==> flow/design.v <==
module comparator_9(
	output	[7:0]		out, 
	input					clk, 
	input					ldFilter, 
	input		[1:0]		selFilter, 
	input		[7:0]		in1, 
	input		[7:0]		in2, 
	input		[7:0]		in3, 
	input		[7:0]		in4, 
	input		[7:0]		in5, 
	input		[7:0]		in6, 
	input		[7:0]		in7, 
	input		[7:0]		in8, 
	input		[7:0]		in9
); 
wire	[7:0] max11, max12, max13, max21, max22, max23, max3; 
wire 	[7:0] med11, med12, med13, med21, med22, med23, med3; 
wire	[7:0]	min11, min12, min13, min21, min22, min23, min3; 
wire			en1, en2, en3; 
assign en1 = (ldFilter == 1) && (selFilter == 1); 
assign en2 = (ldFilter == 1) && (selFilter == 2); 
assign en3 = (ldFilter == 1) && (selFilter == 3); 
comparator comp11(.max (max11), .med (med11), .min (min11), .clk (clk), .en (en1), .in_1 (in1), .in_2 (in2), .in_3 (in3)); 
comparator comp12(.max (max12), .med (med12), .min (min12), .clk (clk), .en (en1), .in_1 (in4), .in_2 (in5), .in_3 (in6));
comparator comp13(.max (max13), .med (med13), .min (min13), .clk (clk), .en (en1), .in_1 (in7), .in_2 (in8), .in_3 (in9));
comparator comp21(.max (max21), .med (med21), .min (min21), .clk (clk), .en (en2), .in_1 (max11), .in_2 (max12), .in_3 (max13));
comparator comp22(.max (max22), .med (med22), .min (min22), .clk (clk), .en (en2), .in_1 (med11), .in_2 (med12), .in_3 (med13));
comparator comp23(.max (max23), .med (med23), .min (min23), .clk (clk), .en (en2), .in_1 (min11), .in_2 (min12), .in_3 (min13));
comparator comp3(.max (max3), .med (med3), .min (min3), .clk (clk), .en (en3), .in_1 (min21), .in_2 (med22), .in_3 (max23));
assign out = med3; 
endmodule
module comparator(
	output reg	[7:0]	max, 
	output reg	[7:0]	med, 
	output reg	[7:0]	min,
	input					clk, 
	input					en, 
	input			[7:0]	in_1, 
	input			[7:0]	in_2, 
	input			[7:0]	in_3
);
always@(posedge clk)
begin
	if(en)
	begin
	  if((in_1 >= in_2) && (in_1 >= in_3) && (in_2 >= in_3)) begin max <= in_1; med <= in_2; min <= in_3; end 
	  else if((in_1 >= in_2) && (in_1 >= in_3) && (in_3 >= in_2)) begin max <= in_1; med <= in_3; min <= in_2; end
	  else if((in_2 >= in_1) && (in_2 >= in_3) && (in_1 >= in_3)) begin max <= in_2; med <= in_1; min <= in_3; end
	  else if((in_2 >= in_1) && (in_2 >= in_3) && (in_3 >= in_1)) begin max <= in_2; med <= in_3; min <= in_1; end
	  else if((in_3 >= in_1) && (in_3 >= in_2) && (in_1 >= in_2)) begin max <= in_3; med <= in_1; min <= in_2; end
	  else if((in_3 >= in_1) && (in_3 >= in_2) && (in_2 >= in_1)) begin max <= in_3; med <= in_2; min <= in_1; end
	end
end
endmodule
module CU(
	output reg				ldAddr, 
	output reg	[2:0]		selAddr, 
	output reg				ldImage, 
	output reg	[2:0]		selImage, 
	output reg				ldFilter, 
	output reg 	[1:0]		selFilter, 
	output reg				done,
	input						clk, 
	input						rst
); 
reg	[3:0]	state; 
parameter S0 = 4'b0000, S1 = 4'b0001, S2 = 4'b0010, S3 = 4'b0011, S4 = 4'b0100, 
  S5 = 4'b0101, S6 = 4'b0110, S7 = 4'b0111, S8 = 4'b1000; 
parameter LENGTH = 640, WIDTH = 480; 
always@(posedge clk or negedge rst)
begin 
	if(!rst)	begin 
	  state <= 0;
	  ldAddr <= 0;			selAddr <= 0; 
	  ldImage <= 0;		selImage <= 0; 
	  ldFilter <= 0;		selFilter <= 0;  
	  done <= 0;  
	end
	else
	begin
		  ldAddr <= 0;			selAddr <= 0; 
		  ldImage <= 0;		selImage <= 0; 
		  ldFilter <= 0;		selFilter <= 0;  
		  done <= 0; 
		  case(state)
		  S0: 	begin state <= S1; 	ldAddr <= 1; 	selAddr <= 1; 		end 
		  S1: 	begin state <= S2; 	ldAddr <= 1; 	selAddr <= 2;  ldImage <= 1; 	selImage <= 1; end
		  S2: 	begin state <= S3; 	ldAddr <= 1; 	selAddr <= 3;  ldImage <= 1; 	selImage <= 2; end
		  S3: 	begin state <= S4; 	ldAddr <= 1; 	selAddr <= 4;  ldImage <= 1; 	selImage <= 3; end
		  S4: 	begin state <= S5; 	ldAddr <= 1; 	selAddr <= 5;  ldImage <= 1; 	selImage <= 4; end
		  S5: 	begin state <= S6;   ldImage <= 1; 	selImage <= 5; end		  
		  S6: 	begin state <= S7; 	ldFilter <= 1; 	selFilter <= 1; 	end 
		  S7: 	begin state <= S8; 	ldFilter <= 1; 	selFilter <= 2; 	end
		  S8: 	begin state <= S0; 	ldFilter <= 1; 	selFilter <= 3;   done <= 1; 	end
        default: begin state <= S0; end
        endcase
	end
end
endmodule 
module DU(
	output 		[7:0]		out, 
	output reg	[18:0]	out_address, 
	output reg				out_valid, 
	output		[18:0]	address_a, 
	output		[18:0]	address_b, 
	input			[7:0]		q_a, 
	input			[7:0]		q_b, 
	input 					clk, 
	input						rst, 
	input						ldAddr, 
	input			[2:0]		selAddr, 
	input 					ldImage,  
	input 		[2:0] 	selImage, 
	input 					ldFilter, 
	input 		[1:0]		selFilter, 
	input                done 
); 
reg 	[18:0]	addr_a; 
reg	[18:0]	addr_b; 
reg 	[7:0] 	in1;  
reg 	[7:0] 	in2; 
reg 	[7:0] 	in3;
reg 	[7:0] 	in4;  
reg 	[7:0] 	in5;  
reg 	[7:0] 	in6;  
reg 	[7:0] 	in7;  
reg 	[7:0] 	in8;  
reg 	[7:0] 	in9;
reg [10:0] column;
reg [9:0] row;
reg [1:0] extra_bits;
reg				ldImage_d; 
reg	[2:0]		selImage_d; 
reg				ldFilter_d; 
reg	[1:0]		selFilter_d; 
parameter LENGTH = 480, WIDTH = 640; 
always@(posedge clk or negedge rst)
begin 
  if(!rst) begin 
    ldImage_d <= 0; selImage_d <= 0; 
    ldFilter_d <= 0; selFilter_d <= 0; 
    out_valid <= 0; 
  end 
  else begin 
    ldImage_d <= ldImage; selImage_d <= selImage; 
    ldFilter_d <= ldFilter; selFilter_d <= selFilter; 
    out_valid <= ldFilter_d && (selFilter_d == 3); 
  end 
end
always@(posedge clk or negedge rst)
begin 
  if(!rst) begin 
    column <= 0; row <= 0; 
  end 
  else if(done) begin 
    if(column == LENGTH - 1) 
	   begin column <= 0; row <= (row == WIDTH - 1) ? 10'd0 : row + 1; end 
	 else column <= column + 1; 
  end
end
always@(posedge clk)
begin 
  if(done) out_address <= LENGTH * row + column; 
end
always@(posedge clk or negedge rst) begin
  if(!rst) begin
    addr_a <= 0; addr_b <= 0;
  end
  else if(ldAddr) begin
  if(row > 0 && row < (WIDTH - 1) && column > 0 && column < (LENGTH - 1) ) begin
    case(selAddr)
    1: begin 	{extra_bits, addr_a} <= LENGTH * (row - 1) + column - 1 ; 	
	  			   {extra_bits, addr_b} <= LENGTH * (row - 1) + column; 	
		 end 
    2: begin 	{extra_bits, addr_a} <= LENGTH * (row - 1) + column + 1; 	
				   {extra_bits, addr_b} <= LENGTH * row + column - 1; 			
		 end
    3: begin 	{extra_bits, addr_a} <= LENGTH * row + column; 	
				   {extra_bits, addr_b} <= LENGTH * row + column + 1; 	
		 end
    4: begin 	{extra_bits, addr_a} <= LENGTH * (row + 1) + column - 1; 	
				   {extra_bits, addr_b} <= LENGTH * (row + 1) + column; 	
		 end
    5: begin 	{extra_bits, addr_a} <= LENGTH * (row + 1) + column + 1;
		 end
  endcase
  end
  else if ((row == 0) || (column == 0) || (column == (LENGTH-1)) || (row == (WIDTH-1) )) begin
    if(selAddr != 0)
    begin  {extra_bits, addr_a} <= LENGTH * row + column; 
			  {extra_bits, addr_b} <= LENGTH * row + column;
			  end
  end 
  end  
  end  
assign address_a = addr_a; 
assign address_b = addr_b; 
always@(posedge clk)
begin 
  if(ldImage_d) 
  begin 
    case(selImage_d)
	 1: begin in1 <= q_a; in2 <= q_b; end 
	 2: begin in3 <= q_a; in4 <= q_b; end
	 3: begin in5 <= q_a; in6 <= q_b; end
	 4: begin in7 <= q_a; in8 <= q_b; end
	 5: begin in9 <= q_a; end
    endcase 
  end 
end
comparator_9 comp(	
	.out				(out), 
	.clk				(clk), 
	.ldFilter		(ldFilter_d), 
	.selFilter		(selFilter_d), 
	.in1				(in1), 
	.in2				(in2), 
	.in3				(in3), 
	.in4				(in4), 
	.in5				(in5), 
	.in6				(in6), 
	.in7				(in7), 
	.in8				(in8), 
	.in9				(in9)
);
endmodule 
module medianFilter(
	output	[7:0]		out, 
	output 	[18:0]	out_address, 
	output				out_valid, 
	output	[18:0]	address_a, 
	output	[18:0]	address_b, 
	input		[7:0]		q_a, 
	input		[7:0]		q_b, 
	input					clk, 
	input 				rst
); 
wire 			ldAddr; 
wire			ldImage; 
wire 			ldFilter; 
wire 			done; 
wire	[2:0]	selAddr; 
wire 	[1:0]	selFilter; 
wire 	[2:0]	selImage; 
DU du(
	.out					(out), 
	.out_address		(out_address), 
	.out_valid			(out_valid), 
	.address_a			(address_a), 
	.address_b			(address_b), 
	.q_a					(q_a), 
	.q_b					(q_b), 
	.clk					(clk), 
	.rst					(rst), 
	.ldAddr				(ldAddr), 
	.selAddr				(selAddr), 
	.ldImage				(ldImage), 
	.selImage			(selImage), 
	.ldFilter			(ldFilter), 
	.selFilter			(selFilter), 
	.done             (done)
); 
CU	cu(
	.ldAddr				(ldAddr), 
	.selAddr				(selAddr), 
	.ldImage				(ldImage), 
	.selImage			(selImage), 
	.ldFilter			(ldFilter), 
	.selFilter			(selFilter), 
	.done					(done), 
	.clk					(clk), 
	.rst					(rst)
); 
endmodule 
# Reports on medianFilter
# Tool output for the design above, in the order of the flow.
# Lines are those of the file above, counted from 1.
# Cell names lack the library's common part.
# The mark - stands for no value.
[design]
top_module = "medianFilter"
clock = "clk"
lib = "sky130hd"
lib_corner = "tt_025C_1v80"

# Word-level counts
# Yosys after proc, flatten, opt, wreduce and memory -nomap, before mapping. Memory bits, and registers merged into a memory's read port (data or address), are not among the register bits. Print and check cells are not counted. Equal cells are merged and count once.
[classes]
n_addsub = 12
n_mul = 3
n_cmp = 46
eq_ne = 25
mux = 94
reduce_logical = 103
[op_table]
columns = ["cell", "count"]
rows = [
  ["8-bit two-way mux", 78],
  ["8-bit >= comparator", 42],
  ["4-bit by 32-bit multiplier with 14-bit output with constant A", 1],
  ["19-bit case mux with 5-bit select", 1],
  ["19-bit case mux with 4-bit select", 1],
  ["19-bit two-way mux", 4],
  ["1-bit logical AND", 69],
  ["19-bit by 1-bit adder with 19-bit output with constant B", 3],
  ["19-bit by 1-bit subtractor with 19-bit output with constant B", 3],
  ["19-bit by 11-bit adder with 19-bit output", 3],
  ["4-bit by 10-bit multiplier with 14-bit output with constant A", 1],
  ["4-bit by 11-bit multiplier with 14-bit output with constant A", 1],
  ["6-bit nonzero test", 7],
  ["4-bit case mux with 8-bit select", 1],
  ["3-bit case mux with 5-bit select", 2],
  ["2-bit AND reduction", 13],
  ["4-bit by 3-bit == test with 1-bit output with constant B", 4],
  ["3-bit by 2-bit == test with 1-bit output with constant B", 4],
  ["3-bit == test with constant B", 4],
  ["10-bit by 1-bit adder with 11-bit output with constant B", 1],
  ["10-bit by 1-bit subtractor with 11-bit output with constant B", 1],
  ["11-bit by 1-bit adder with 11-bit output with constant B", 1],
  ["11-bit by 1-bit greater-than comparator with 1-bit output with constant B", 1],
  ["11-bit by 9-bit < comparator with 1-bit output with constant B", 1],
  ["11-bit by 9-bit == test with 1-bit output with constant B", 1],
  ["11-bit zero test", 1],
  ["11-bit two-way mux", 1],
  ["10-bit by 1-bit greater-than comparator with 1-bit output with constant B", 1],
]
# Other operator kinds: 21; their cells: 32.
[word_totals]
regBits = 278

# Longest topological paths
# Depth = most cells in a row (Yosys ltp): at word level without a register or memory, in the mapped netlist without a sequential cell, where the memories' decode and read muxes count.
[depth]
word_depth = 9
ABC_AREA = 0
depth_mapped = 25
ltp_nobuf = 24

# After synthesis
# Yosys stat after the flow's synthesis: flattened, memories mapped to cells. It holds for the ABC_AREA given above (unset counts as 0); a run with the other value may have another netlist.
# The area totals of this step are shown rounded.
[by_type]
columns = ["cell", "count", "type_area_um2"]
rows = [
  ["edfxtp_1", 195, 5.86E+03],
  ["ha_1", 296, 3.7E+03],
  ["dfrtp_1", 87, 2.18E+03],
  ["inv_1", 257, 964.675],
  ["a21oi_1", 180, 900.864],
  ["o21ai_0", 175, 875.84],
  ["fa_1", 42, 840.806],
  ["xnor2_1", 86, 753.222],
  ["nor2_1", 188, 705.677],
  ["nand2_1", 153, 574.301],
  ["mux2i_1", 48, 480.461],
  ["o21a_1", 50, 375.36],
  ["a21o_1", 49, 367.853],
  ["nand4_1", 53, 331.568],
  ["xor2_1", 36, 315.302],
  ["nand2b_1", 47, 294.032],
  ["o22ai_1", 41, 256.496],
  ["nor2b_1", 40, 250.24],
]
# Not listed: further types 84, cells in them 553.
[synth_totals]
mapped_cells = 2576
area_um2 = 24100
seq_area_um2 = 8060
flip_flops = 283
# The figures by module come from a second, unflattened synthesis with its own total; it is not the netlist above.
[hier_totals]
hier_cells = 3139
hier_area_um2 = 29500
# Rows give one instance, submodules left out.
[by_module]
columns = ["mod", "instances", "n_cells", "mod_area_um2", "mod_seq_area_um2"]
rows = [
  ["comparator", 7, 253, 2290, 721],
  ["DU", 1, 1333, 12800, 4410],
  ["CU", 1, 32, 602, 527],
  ["comparator_9", 1, 3, 25.0, 0.0],
  ["medianFilter", 1, 0, 0.0, 0.0],
]

# Timing after synthesis
# Source: OpenSTA report_checks on the synthesized netlist (no wires, ideal clock, input and output delay 20% of the period each), path of least setup slack; recovery checks are left aside. Register names are those of the netlist, which keeps one name where synthesis merged equal registers.
[synth_path]
path_kind = "reg2reg"
start = "register du.row[0]"
end = "register du.addr_a[16]"
period_ps = 7000
setup_time_ps = 80
launch_ps = 0
t_arrival_ps = 5625
setup_slack_ps = 1295
path_delay_ps = 5705
driving_pins = 24
path_buffers = 1
synth_period_reached_ps = 5705
# "path_delay_ps" = arrival - input delay + setup time.
# "driving_pins" counts driving pins, that of a launching flip-flop among them; a cell with two outputs on the path counts twice.
# "synth_period_reached_ps" = period - worst setup slack (recovery checks aside). The figure is calculated, with input and output delays left at 20% of the set period.
# The rows between start and end are the longest chain of elaborated cells between them; the timing report does not say that the signal goes this way. Where chains are equally long, one stands for them.
# Each line given opens the expression or statement behind the cell; cells for indexed reads and writes are added by Yosys, which also makes memories of some case tables.
[synth_between]
path_cell_list = "dfrtp_1 > clkbuf_1 > inv_1 > ha_1 > xnor2_1 > inv_1 > ha_1 > xor2_1 > fa_1 > inv_1 > ha_1 > a21oi_1 > xnor2_1 > ha_1 > or2_2 > o32a_1 > a21boi_0 > or3_1 > and4_1 > nand4_4 > or4_1 > a21oi_1 > o311ai_1 > a2bb2oi_1"
elab_chain_len = 6
[synth_lines]
columns = ["element", "line_no", "rtl"]
rows = [
  ["start: declaration", 130, "reg [9:0] row;"],
  ["start: assignment", 153, "column <= 0; row <= 0;"],
  ["start: assignment", 157, "begin column <= 0; row <= (row == WIDTH - 1) ? 10'd0 : row + 1; end"],
  ["10-bit by 1-bit adder with 11-bit output", 184, "5: begin {extra_bits, addr_a} <= LENGTH * (row + 1) + column + 1;"],
  ["4-bit by 11-bit multiplier with 14-bit output", 184, ""],
  ["19-bit by 11-bit adder with 19-bit output", 184, ""],
  ["19-bit by 1-bit adder with 19-bit output", 184, ""],
  ["19-bit case mux with 5-bit select", 171, "case(selAddr)"],
  ["19-bit two-way mux", 170, "if(row > 0 && row < (WIDTH - 1) && column > 0 && column < (LENGTH - 1) ) begin"],
  ["end: assignment", 167, "addr_a <= 0; addr_b <= 0;"],
  ["end: declaration", 118, "reg [18:0] addr_a;"],
]

# Worst path after layout
# Path of least setup slack in the final report of entry A (OpenROAD, finished layout, wires in). Where an end is a register, its clock arrival counts in the times.
# The report prints the path's times to 10 ps; the period is as set.
[layout_path]
path_kind = "reg2reg"
start = "register du.row[0]"
end = "register du.addr_a[15]"
period_ps = 7000
setup_time_ps = 120
launch_ps = 580
t_arrival_ps = 6560
setup_slack_ps = 900
driving_pins = 26
path_buffers = 5
# The rows between start and end are the longest chain of elaborated cells between them; the timing report does not say that the signal goes this way. Where chains are equally long, one stands for them.
[layout_between]
path_cell_list = "dfrtp_2 > clkbuf_16 > clkinvlp_4 > ha_4 > buf_4 > buf_12 > buf_4 > ha_4 > xnor2_2 > fa_1 > inv_2 > ha_4 > xnor2_4 > ha_4 > o21a_1 > o31a_1 > o22a_4 > nand3_1 > xnor2_2 > mux2i_4 > nand4_4 > buf_4 > nor4_2 > nor3_1 > o221ai_1 > a2bb2oi_1"
elab_chain_len = 6
[layout_lines]
columns = ["element", "line_no", "rtl"]
rows = [
  ["start: declaration", 130, "reg [9:0] row;"],
  ["start: assignment", 153, "column <= 0; row <= 0;"],
  ["start: assignment", 157, "begin column <= 0; row <= (row == WIDTH - 1) ? 10'd0 : row + 1; end"],
  ["10-bit by 1-bit adder with 11-bit output", 184, "5: begin {extra_bits, addr_a} <= LENGTH * (row + 1) + column + 1;"],
  ["4-bit by 11-bit multiplier with 14-bit output", 184, ""],
  ["19-bit by 11-bit adder with 19-bit output", 184, ""],
  ["19-bit by 1-bit adder with 19-bit output", 184, ""],
  ["19-bit case mux with 5-bit select", 171, "case(selAddr)"],
  ["19-bit two-way mux", 170, "if(row > 0 && row < (WIDTH - 1) && column > 0 && column < (LENGTH - 1) ) begin"],
  ["end: assignment", 167, "addr_a <= 0; addr_b <= 0;"],
  ["end: declaration", 118, "reg [18:0] addr_a;"],
]

# Measured results for medianFilter: 6 stored runs of the Yosys and OpenROAD flow on sky130hd. The settings differ; the order carries no meaning. The constraints put input and output delay at 20% of the set period each and load the outputs with 0.01 pF.
# "period_reached_ps" means the clock period less the worst setup slack. The figure is calculated, with input and output delays left at 20% of the set period.
# "worstPathTime_ps" = time allowed to the worst setup path (clock period - input delay - output delay, where it has them) - its slack; a late launch clock adds to it, a late capture clock takes from it.
# By "fin_power_uw" is meant OpenSTA's value without simulated activity: inputs other than the clock are taken to toggle once in ten clock periods, and the tool carries that through the logic.
# "worstPathTime_ps" is given in steps of 10 ps.
# The measured numbers are rounded.

[[run]]
name = "entry A"
[run.settings]
CAP_MARGIN = 10
CELL_PAD_IN_SITES_DETAIL_PLACEMENT = 1
CORE_ASPECT_RATIO = 0.54
CORE_UTILIZATION = 44
CTS_CLUSTER_DIAMETER = 57
CTS_CLUSTER_SIZE = 43
GPL_TIMING_DRIVEN = 0
HOLD_SLACK_MARGIN = 0.03
SETUP_SLACK_MARGIN = 1.47
SLEW_MARGIN = 15
period_ns = 7.0
CORE_MARGIN = 2
[run.results]
final_util_frac = 0.553
design.die.area_um2 = 56700
post_synth_area_um2 = 24100
period_reached_ps = 6096
setup_ws_ps = 904
worstPathTime_ps = 6100
worst_path_kind = "reg2reg"
fin_power_uw = 3320

[[run]]
name = "entry B"
[run.settings]
CAP_MARGIN = 10
CELL_PAD_IN_SITES_DETAIL_PLACEMENT = 1
CELL_PAD_IN_SITES_GLOBAL_PLACEMENT = 3
CORE_ASPECT_RATIO = 0.54
CORE_UTILIZATION = 44
CTS_CLUSTER_DIAMETER = 57
CTS_CLUSTER_SIZE = 43
GPL_TIMING_DRIVEN = 0
HOLD_SLACK_MARGIN = 0.03
MAX_ROUTING_LAYER = "met4"
PLACE_DENSITY_LB_ADDON = 0.26
SLEW_MARGIN = 15
period_ns = 4.56
CORE_MARGIN = 2
[run.results]
setup_ws_ps = -1130
design.die.area_um2 = 56700
period_reached_ps = 5689
final_util_frac = 0.558
fin_power_uw = 5360
worstPathTime_ps = 5690
worst_path_kind = "reg2reg"
post_synth_area_um2 = 24100

[[run]]
name = "entry C"
[run.settings]
CELL_PAD_IN_SITES_DETAIL_PLACEMENT = 2
CELL_PAD_IN_SITES_GLOBAL_PLACEMENT = 3
CORE_UTILIZATION = 48
HOLD_SLACK_MARGIN = -0.03
MIN_ROUTING_LAYER = "met2"
PLACE_DENSITY = 0.69
SETUP_SLACK_MARGIN = 1.41
period_ns = 7.0
CAP_MARGIN = 20
CORE_MARGIN = 2
SLEW_MARGIN = 20
[run.results]
outcome = "stopped before the end: clock tree synthesis reported DPL-0033"

[[run]]
name = "entry D"
[run.settings]
CAP_MARGIN = 30
CORE_ASPECT_RATIO = 1.08
CORE_MARGIN = 7
CORE_UTILIZATION = 54
GPL_ROUTABILITY_DRIVEN = 1
GPL_TIMING_DRIVEN = 1
PLACE_DENSITY_LB_ADDON = 0.28
SETUP_SLACK_MARGIN = 1.71
period_ns = 7.11
SLEW_MARGIN = 20
[run.results]
period_reached_ps = 5494
setup_ws_ps = 1620
final_util_frac = 0.646
fin_power_uw = 3440
worstPathTime_ps = 5490
worst_path_kind = "reg2reg"
post_synth_area_um2 = 24100
design.die.area_um2 = 50700

[[run]]
name = "entry E"
[run.settings]
CELL_PAD_IN_SITES_DETAIL_PLACEMENT = 2
CELL_PAD_IN_SITES_GLOBAL_PLACEMENT = 3
CORE_UTILIZATION = 40
PLACE_DENSITY = 0.69
SETUP_SLACK_MARGIN = 1.41
period_ns = 7.0
CAP_MARGIN = 20
CORE_MARGIN = 2
SLEW_MARGIN = 20
[run.results]
fin_power_uw = 3670
worstPathTime_ps = 5810
worst_path_kind = "reg2reg"
post_synth_area_um2 = 24100
final_util_frac = 0.49
period_reached_ps = 5811
design.die.area_um2 = 62200
setup_ws_ps = 1190

[[run]]
name = "entry F"
[run.settings]
ABC_AREA = 0
CORE_MARGIN = 2
CORE_UTILIZATION = 50
CTS_CLUSTER_SIZE = 94
GPL_TIMING_DRIVEN = 1
MAX_ROUTING_LAYER = "met4"
SETUP_SLACK_MARGIN = 0.07
SLEW_MARGIN = 10
period_ns = 5.54
CAP_MARGIN = 20
[run.results]
final_util_frac = 0.595
fin_power_uw = 4640
design.die.area_um2 = 49900
period_reached_ps = 5288
post_synth_area_um2 = 24100
worstPathTime_ps = 5290
worst_path_kind = "reg2reg"
setup_ws_ps = 252
